==> flow/design.v <==
`timescale 1ns / 1ps
module div_iter (
  input div_clk,
  input resetn,
  input div,
  input div_signed,
  input [31:0] x,
  input [31:0] y,
  output [31:0]s,
  output [31:0] r,
  output reg complete
  );
  wire s_sign;
  wire r_sign;
  wire [31:0] x_abs;
  wire [31:0] y_abs;
  assign s_sign = div_signed ? (x[31] ^ y[31]) : 1'b0;
  assign r_sign = div_signed ? x[31] : 1'b0;
  assign x_abs  = div_signed ? (x[31] ? ~x + 32'd1 : x) : x;
  assign y_abs  = div_signed ? (y[31] ? ~y + 32'd1 : y) : y;
  wire [63:0] op_x_tmp;
  wire [32:0] op_x_high;
  wire        op_x_update;
  wire [32:0] sub_res;
  wire [31:0] r_tmp;
  wire [31:0] s_tmp1;
  reg  [63:0] op_x;
  reg  [32:0] op_y;
  reg  [5:0]  count;
  reg  [31:0] s_tmp;
  always @ ( posedge div_clk )
  begin
    if(!resetn)
    begin
      complete <= 1'b0;
      count    <= 6'd0;
      s_tmp    <= 32'd0;
    end
    else if(div&&!complete)
    begin
      if(count == 6'd0)
      begin
        op_x <= {32'd0,x_abs};
        op_y <= {1'b0,y_abs};
      end
      else if(op_x_update)
      begin
        op_x <= {sub_res,op_x_tmp[30:0]};
      end
      else if(!op_x_update)
        op_x <= op_x_tmp;
      count <= count == 6'd32 ? 6'd0 : count + 6'd1;
      complete <= count == 6'd32 ? 1'b1 : complete;
      s_tmp <= {s_tmp1[31:1],op_x_update};
    end
    else if(complete)
      complete <= 1'b0;
  end
assign s_tmp1 = (count == 6'd0) ? s_tmp : s_tmp << 1;
assign op_x_tmp = (count == 6'd0 || count == 6'd1) ? op_x : op_x << 1;
assign op_x_high = op_x_tmp[63:31];
assign sub_res = op_x_high + ~op_y + 1;
assign op_x_update = ~sub_res[32];
assign r_tmp = complete ? op_x[62:31] : 32'd0;
assign s = div_signed ? (s_sign ? ~s_tmp + 32'd1 : s_tmp) : s_tmp;
assign r = div_signed ? (r_sign ? ~r_tmp + 32'd1 : r_tmp) : r_tmp;
endmodule  
# Reports on div_iter
# What the tools print for div_iter, step after step.
# Lines are those of the file above, counted from 1.
# Cell names lack the library's common part.
# A cell with - has no value.
dict set report inputs {
  top {div_iter}
  clock_port {div_clk}
  lib {sky130hd}
  corner {tt_025C_1v80}
}

# Word-level counts
# Counts by Yosys on the flattened word-level netlist (proc, flatten, opt, wreduce; memories kept). Register bits leave out memories and registers merged into their read ports (data or address). Print and check cells are left out. Cells with the same type and inputs are merged into one.
dict set report bits {
  ff_bits 135
  out_inout_bits 65
  word_cells 51
}
dict set report op_classes {
  n_addsub 7
  eq_ne 3
  n_mux 17
  n_logic 8
  reduce_logical 8
}
# operator count
set op_table {}
lappend op_table {{32-bit 2-to-1 mux} 10}
lappend op_table {{32-bit by 1-bit adder with 32-bit output with constant B} 4}
lappend op_table {{32-bit NOT} 4}
lappend op_table {{64-bit 2-to-1 mux} 1}
lappend op_table {{63-bit 2-to-1 mux} 1}
lappend op_table {{32-bit NOT with 33-bit output} 1}
lappend op_table {{33-bit by 1-bit adder with 33-bit output with constant B} 1}
lappend op_table {{33-bit adder} 1}
lappend op_table {{6-bit by 1-bit adder with 6-bit output with constant B} 1}
lappend op_table {{6-bit by 1-bit equality test with 1-bit output with constant B} 1}
lappend op_table {{6-bit equality test with constant B} 1}
lappend op_table {{6-bit logical NOT} 1}
lappend op_table {{6-bit 2-to-1 mux} 1}
lappend op_table {{2-bit AND reduction} 2}
lappend op_table {{1-bit 2-to-1 mux} 4}
lappend op_table {{3-bit AND reduction} 1}
lappend op_table {{1-bit NOT} 2}
lappend op_table {{2-bit by 1-bit inequality test with 1-bit output with constant B} 1}
lappend op_table {{2-bit OR reduction} 1}
lappend op_table {{1-bit bitwise XOR} 1}
lappend op_table {{1-bit logical AND} 1}
lappend op_table {{1-bit logical OR} 1}
lappend op_table {{1-bit logical NOT} 1}

# Longest topological paths
# Depth = most cells in a row (Yosys ltp): at word level without a register or memory, in the mapped netlist without a sequential cell, where the memories' decode and read muxes count.
dict set report depth {
  depth_word 7
  ABC_AREA 0
  mapped_depth 20
  depth_no_buf 16
}

# After synthesis
# The flow's flattened synthesis, as Yosys stat reports it; memories are mapped. The netlist is that of the ABC_AREA named above (0 if unset); the other value can give another one.
# Totals and module areas in this step are rounded.
dict set report synth_totals {
  cell_count 1236
  yosys_area_um2 10300
  ffs 135
}
# type count type_area_um2
set by_type {}
lappend by_type {edfxtp_1 96 2.88E+03}
lappend by_type {dfxtp_1 39 780.749}
lappend by_type {nand2_1 173 649.373}
lappend by_type {xnor2_1 70 613.088}
lappend by_type {xor2_1 65 569.296}
lappend by_type {a21oi_1 103 515.494}
lappend by_type {ha_1 39 487.968}
lappend by_type {nor2_1 115 431.664}
lappend by_type {o21ai_0 78 390.374}
lappend by_type {mux2_2 32 360.346}
lappend by_type {a21boi_0 32 240.23}
lappend by_type {inv_1 55 206.448}
lappend by_type {clkbuf_1 54 202.694}
lappend by_type {o31ai_1 25 187.68}
lappend by_type {nand3_1 35 175.168}
lappend by_type {mux2i_1 16 160.154}
lappend by_type {o41ai_1 14 122.618}
lappend by_type {nor4_1 19 118.864}
# Not listed: further types 42, cells in them 176.

# Timing after synthesis
# Path of least setup slack by OpenSTA after synthesis, without wires, with an ideal clock, recovery checks aside; 20% of the period is set as input and as output delay. Where synthesis merged equal registers, the netlist keeps one of their names.
dict set report synth_path {
  path_kind {reg2reg}
  from {reg count[0]}
  to {reg op_x[40]}
  clock_period_ns 5.0
  setup_ns 0.266
  launch_ns 0.000
  t_arrival_ns 4.297
  t_required_ns 4.734
  slack_ns 0.437
  delay_ns 4.563
  driving_pins 19
  n_path_buf 4
  synth_period_reached_ns 4.563
}
# "delay_ns" = arrival - input delay + setup time.
# "driving_pins" counts driving pins, that of a launching flip-flop among them; a cell with two outputs on the path counts twice.
# "synth_period_reached_ns" = period - worst setup slack (recovery checks aside). The figure is calculated, with input and output delays left at 20% of the set period.
# The rows between start and end are the longest chain of elaborated cells between them; the timing report does not say that the signal goes this way. Where chains are equally long, one stands for them.
# A line is the first line of the expression or statement that the cell stems from. Yosys adds cells for indexed reads and writes and turns some case tables into memories.
# At most two assigning lines are given for a register; there are more.
dict set report synth_between {
  path_cell_list {dfxtp_1 inv_1 ha_1 nand3b_1 and2_1 buf_2 clkbuf_1 mux2_2 ha_1 clkbuf_1 nand2_1 or4_1 a211oi_1 o21ai_1 mux2i_4 nor2_2 buf_2 mux2i_1 nor2_1}
  elab_chain_cells 6
  cone_cells 7
  cone_classes {add/sub: 2; eq/ne: 1; mux: 2; reduce/logical: 2}
}
# item line_no
set synth_rtl {}
lappend synth_rtl {{start, declared} 29} ;# reg  [5:0]  count;
lappend synth_rtl {{start, assigned} 36} ;# count    <= 6'd0;
lappend synth_rtl {{start, assigned} 52} ;# count <= count == 6'd32 ? 6'd0 : count + 6'd1;
lappend synth_rtl {{6-bit logical NOT} 60} ;# assign op_x_tmp = (count == 6'd0 || count == 6'd1) ? op_x : op_x << 1;
lappend synth_rtl {{1-bit logical OR} 60}
lappend synth_rtl {{64-bit 2-to-1 mux} 60}
lappend synth_rtl {{33-bit adder} 62} ;# assign sub_res = op_x_high + ~op_y + 1;
lappend synth_rtl {{33-bit by 1-bit adder with 33-bit output} 62}
lappend synth_rtl {{63-bit 2-to-1 mux} 46} ;# else if(op_x_update)
lappend synth_rtl {{end, assigned} 43} ;# op_x <= {32'd0,x_abs};
lappend synth_rtl {{end, assigned} 48} ;# op_x <= {sub_res,op_x_tmp[30:0]};
lappend synth_rtl {{end, declared} 27} ;# reg  [63:0] op_x;

# Worst path after layout
# Path of least setup slack in the final report of job 1 (OpenROAD, finished layout, wires in). Where an end is a register, its clock arrival counts in the times.
dict set report layout_path {
  path_kind {reg2reg}
  from {reg count[0]}
  to {reg op_x[40]}
  clock_period_ns 4.72
  setup_ns 0.26
  launch_ns 0.43
  t_arrival_ns 4.13
  t_required_ns 4.88
  slack_ns 0.76
  driving_pins 18
  n_path_buf 2
}
# The rows between start and end are the longest chain of elaborated cells between them; the timing report does not say that the signal goes this way. Where chains are equally long, one stands for them.
# At most two assigning lines are given for a register; there are more.
dict set report layout_between {
  path_cell_list {dfxtp_4 inv_1 ha_2 nand3b_1 and2_4 buf_16 mux2_2 ha_1 o21ai_0 a21oi_1 o211ai_1 a211oi_4 o21ai_4 mux2i_4 nor2_4 buf_12 mux2i_1 nor2_1}
  elab_chain_cells 6
  cone_cells 7
  cone_classes {add/sub: 2; eq/ne: 1; mux: 2; reduce/logical: 2}
}
# item line_no
set layout_rtl {}
lappend layout_rtl {{start, declared} 29} ;# reg  [5:0]  count;
lappend layout_rtl {{start, assigned} 36} ;# count    <= 6'd0;
lappend layout_rtl {{start, assigned} 52} ;# count <= count == 6'd32 ? 6'd0 : count + 6'd1;
lappend layout_rtl {{6-bit logical NOT} 60} ;# assign op_x_tmp = (count == 6'd0 || count == 6'd1) ? op_x : op_x << 1;
lappend layout_rtl {{1-bit logical OR} 60}
lappend layout_rtl {{64-bit 2-to-1 mux} 60}
lappend layout_rtl {{33-bit adder} 62} ;# assign sub_res = op_x_high + ~op_y + 1;
lappend layout_rtl {{33-bit by 1-bit adder with 33-bit output} 62}
lappend layout_rtl {{63-bit 2-to-1 mux} 46} ;# else if(op_x_update)
lappend layout_rtl {{end, assigned} 43} ;# op_x <= {32'd0,x_abs};
lappend layout_rtl {{end, assigned} 48} ;# op_x <= {sub_res,op_x_tmp[30:0]};
lappend layout_rtl {{end, declared} 27} ;# reg  [63:0] op_x;

Hand-over note for div_iter

Flow measurements of div_iter on sky130hd: 2 stored runs with different settings, listed in no order. Input and output delays are each 20% of the period that was set; the output load is 0.01 pF.
"period_less_ws_ns" = clock period - worst setup slack. The figure is calculated, with input and output delays left at 20% of the set period.
"worst_setup_path_time_ns" is the time allowed to the run's worst setup path (the clock period less input and output delay, where it has them) less its slack. Clock arrival times count: a late capture clock shortens it, a late launch clock lengthens it.
"power.total_mw": no workload was simulated; the value follows from the tool's default switching activity.
The results are shown rounded.

[flow] job 1: files
==> flow/run.sh <==
#!/bin/bash
# the make line also repeats the synthesis and layout settings of config.mk as NAME=value (left out here)
make -C /OpenROAD-flow-scripts/flow DESIGN_CONFIG=/design/flow/config.mk WORK_HOME=/design/flow/orfs CLKGATE_MAP_FILE= finish
==> flow/config.mk <==
export PLATFORM = sky130hd
export DESIGN_NAME = div_iter
export DESIGN_NICKNAME = div_iter
export VERILOG_FILES = /design/flow/design.v
export SDC_FILE = /design/flow/constraint.sdc
export NUM_CORES = 4
export LEC_CHECK = 0
export CAP_MARGIN = 20
export CORE_MARGIN = 2
export CORE_UTILIZATION = 40
export SETUP_SLACK_MARGIN = 1.33
export SLEW_MARGIN = 20
==> flow/constraint.sdc <==
create_clock -name core_clock -period 4.72 [get_ports {div_clk}]
set_input_delay 0.9440 -clock core_clock [delete_from_list [all_inputs] [get_ports {div_clk}]]
set_output_delay 0.9440 -clock core_clock [all_outputs]
set_load 0.01 [all_outputs]

[flow] job 1: metrics
[metrics] final_hold_ws_ns = 0.502
[metrics] worst_setup_slack_ns = 0.758
[metrics] power.total_mw = 4.48
[metrics] yosys.chip_area_um2 = 10300
[metrics] die_area_um2 = 27100
[metrics] util_pct = 55.9
[metrics] setupTns_ns = 0.000
[metrics] cell_area_final_um2 = 14100
[metrics] period_less_ws_ns = 3.962
[metrics] worst_setup_path_time_ns = 3.96
[metrics] worst_path_kind = reg2reg

[flow] job 2: files
==> flow/run.sh <==
#!/bin/bash
# the make line also repeats the synthesis and layout settings of config.mk as NAME=value (left out here)
make -C /OpenROAD-flow-scripts/flow DESIGN_CONFIG=/design/flow/config.mk WORK_HOME=/design/flow/orfs CLKGATE_MAP_FILE= finish
==> flow/config.mk <==
export PLATFORM = sky130hd
export DESIGN_NAME = div_iter
export DESIGN_NICKNAME = div_iter
export VERILOG_FILES = /design/flow/design.v
export SDC_FILE = /design/flow/constraint.sdc
export NUM_CORES = 4
export LEC_CHECK = 0
export CAP_MARGIN = 20
export CORE_MARGIN = 2
export CORE_UTILIZATION = 40
export SLEW_MARGIN = 20
==> flow/constraint.sdc <==
create_clock -name core_clock -period 4.72 [get_ports {div_clk}]
set_input_delay 0.9440 -clock core_clock [delete_from_list [all_inputs] [get_ports {div_clk}]]
set_output_delay 0.9440 -clock core_clock [all_outputs]
set_load 0.01 [all_outputs]

[flow] job 2: metrics
[metrics] final_hold_ws_ns = 0.494
[metrics] worst_setup_slack_ns = 0.236
[metrics] power.total_mw = 4.15
[metrics] yosys.chip_area_um2 = 10300
[metrics] die_area_um2 = 27100
[metrics] util_pct = 50.4
[metrics] setupTns_ns = 0.000
[metrics] cell_area_final_um2 = 12700
[metrics] period_less_ws_ns = 4.484
[metrics] worst_setup_path_time_ns = 4.48
[metrics] worst_path_kind = reg2reg

End of note.
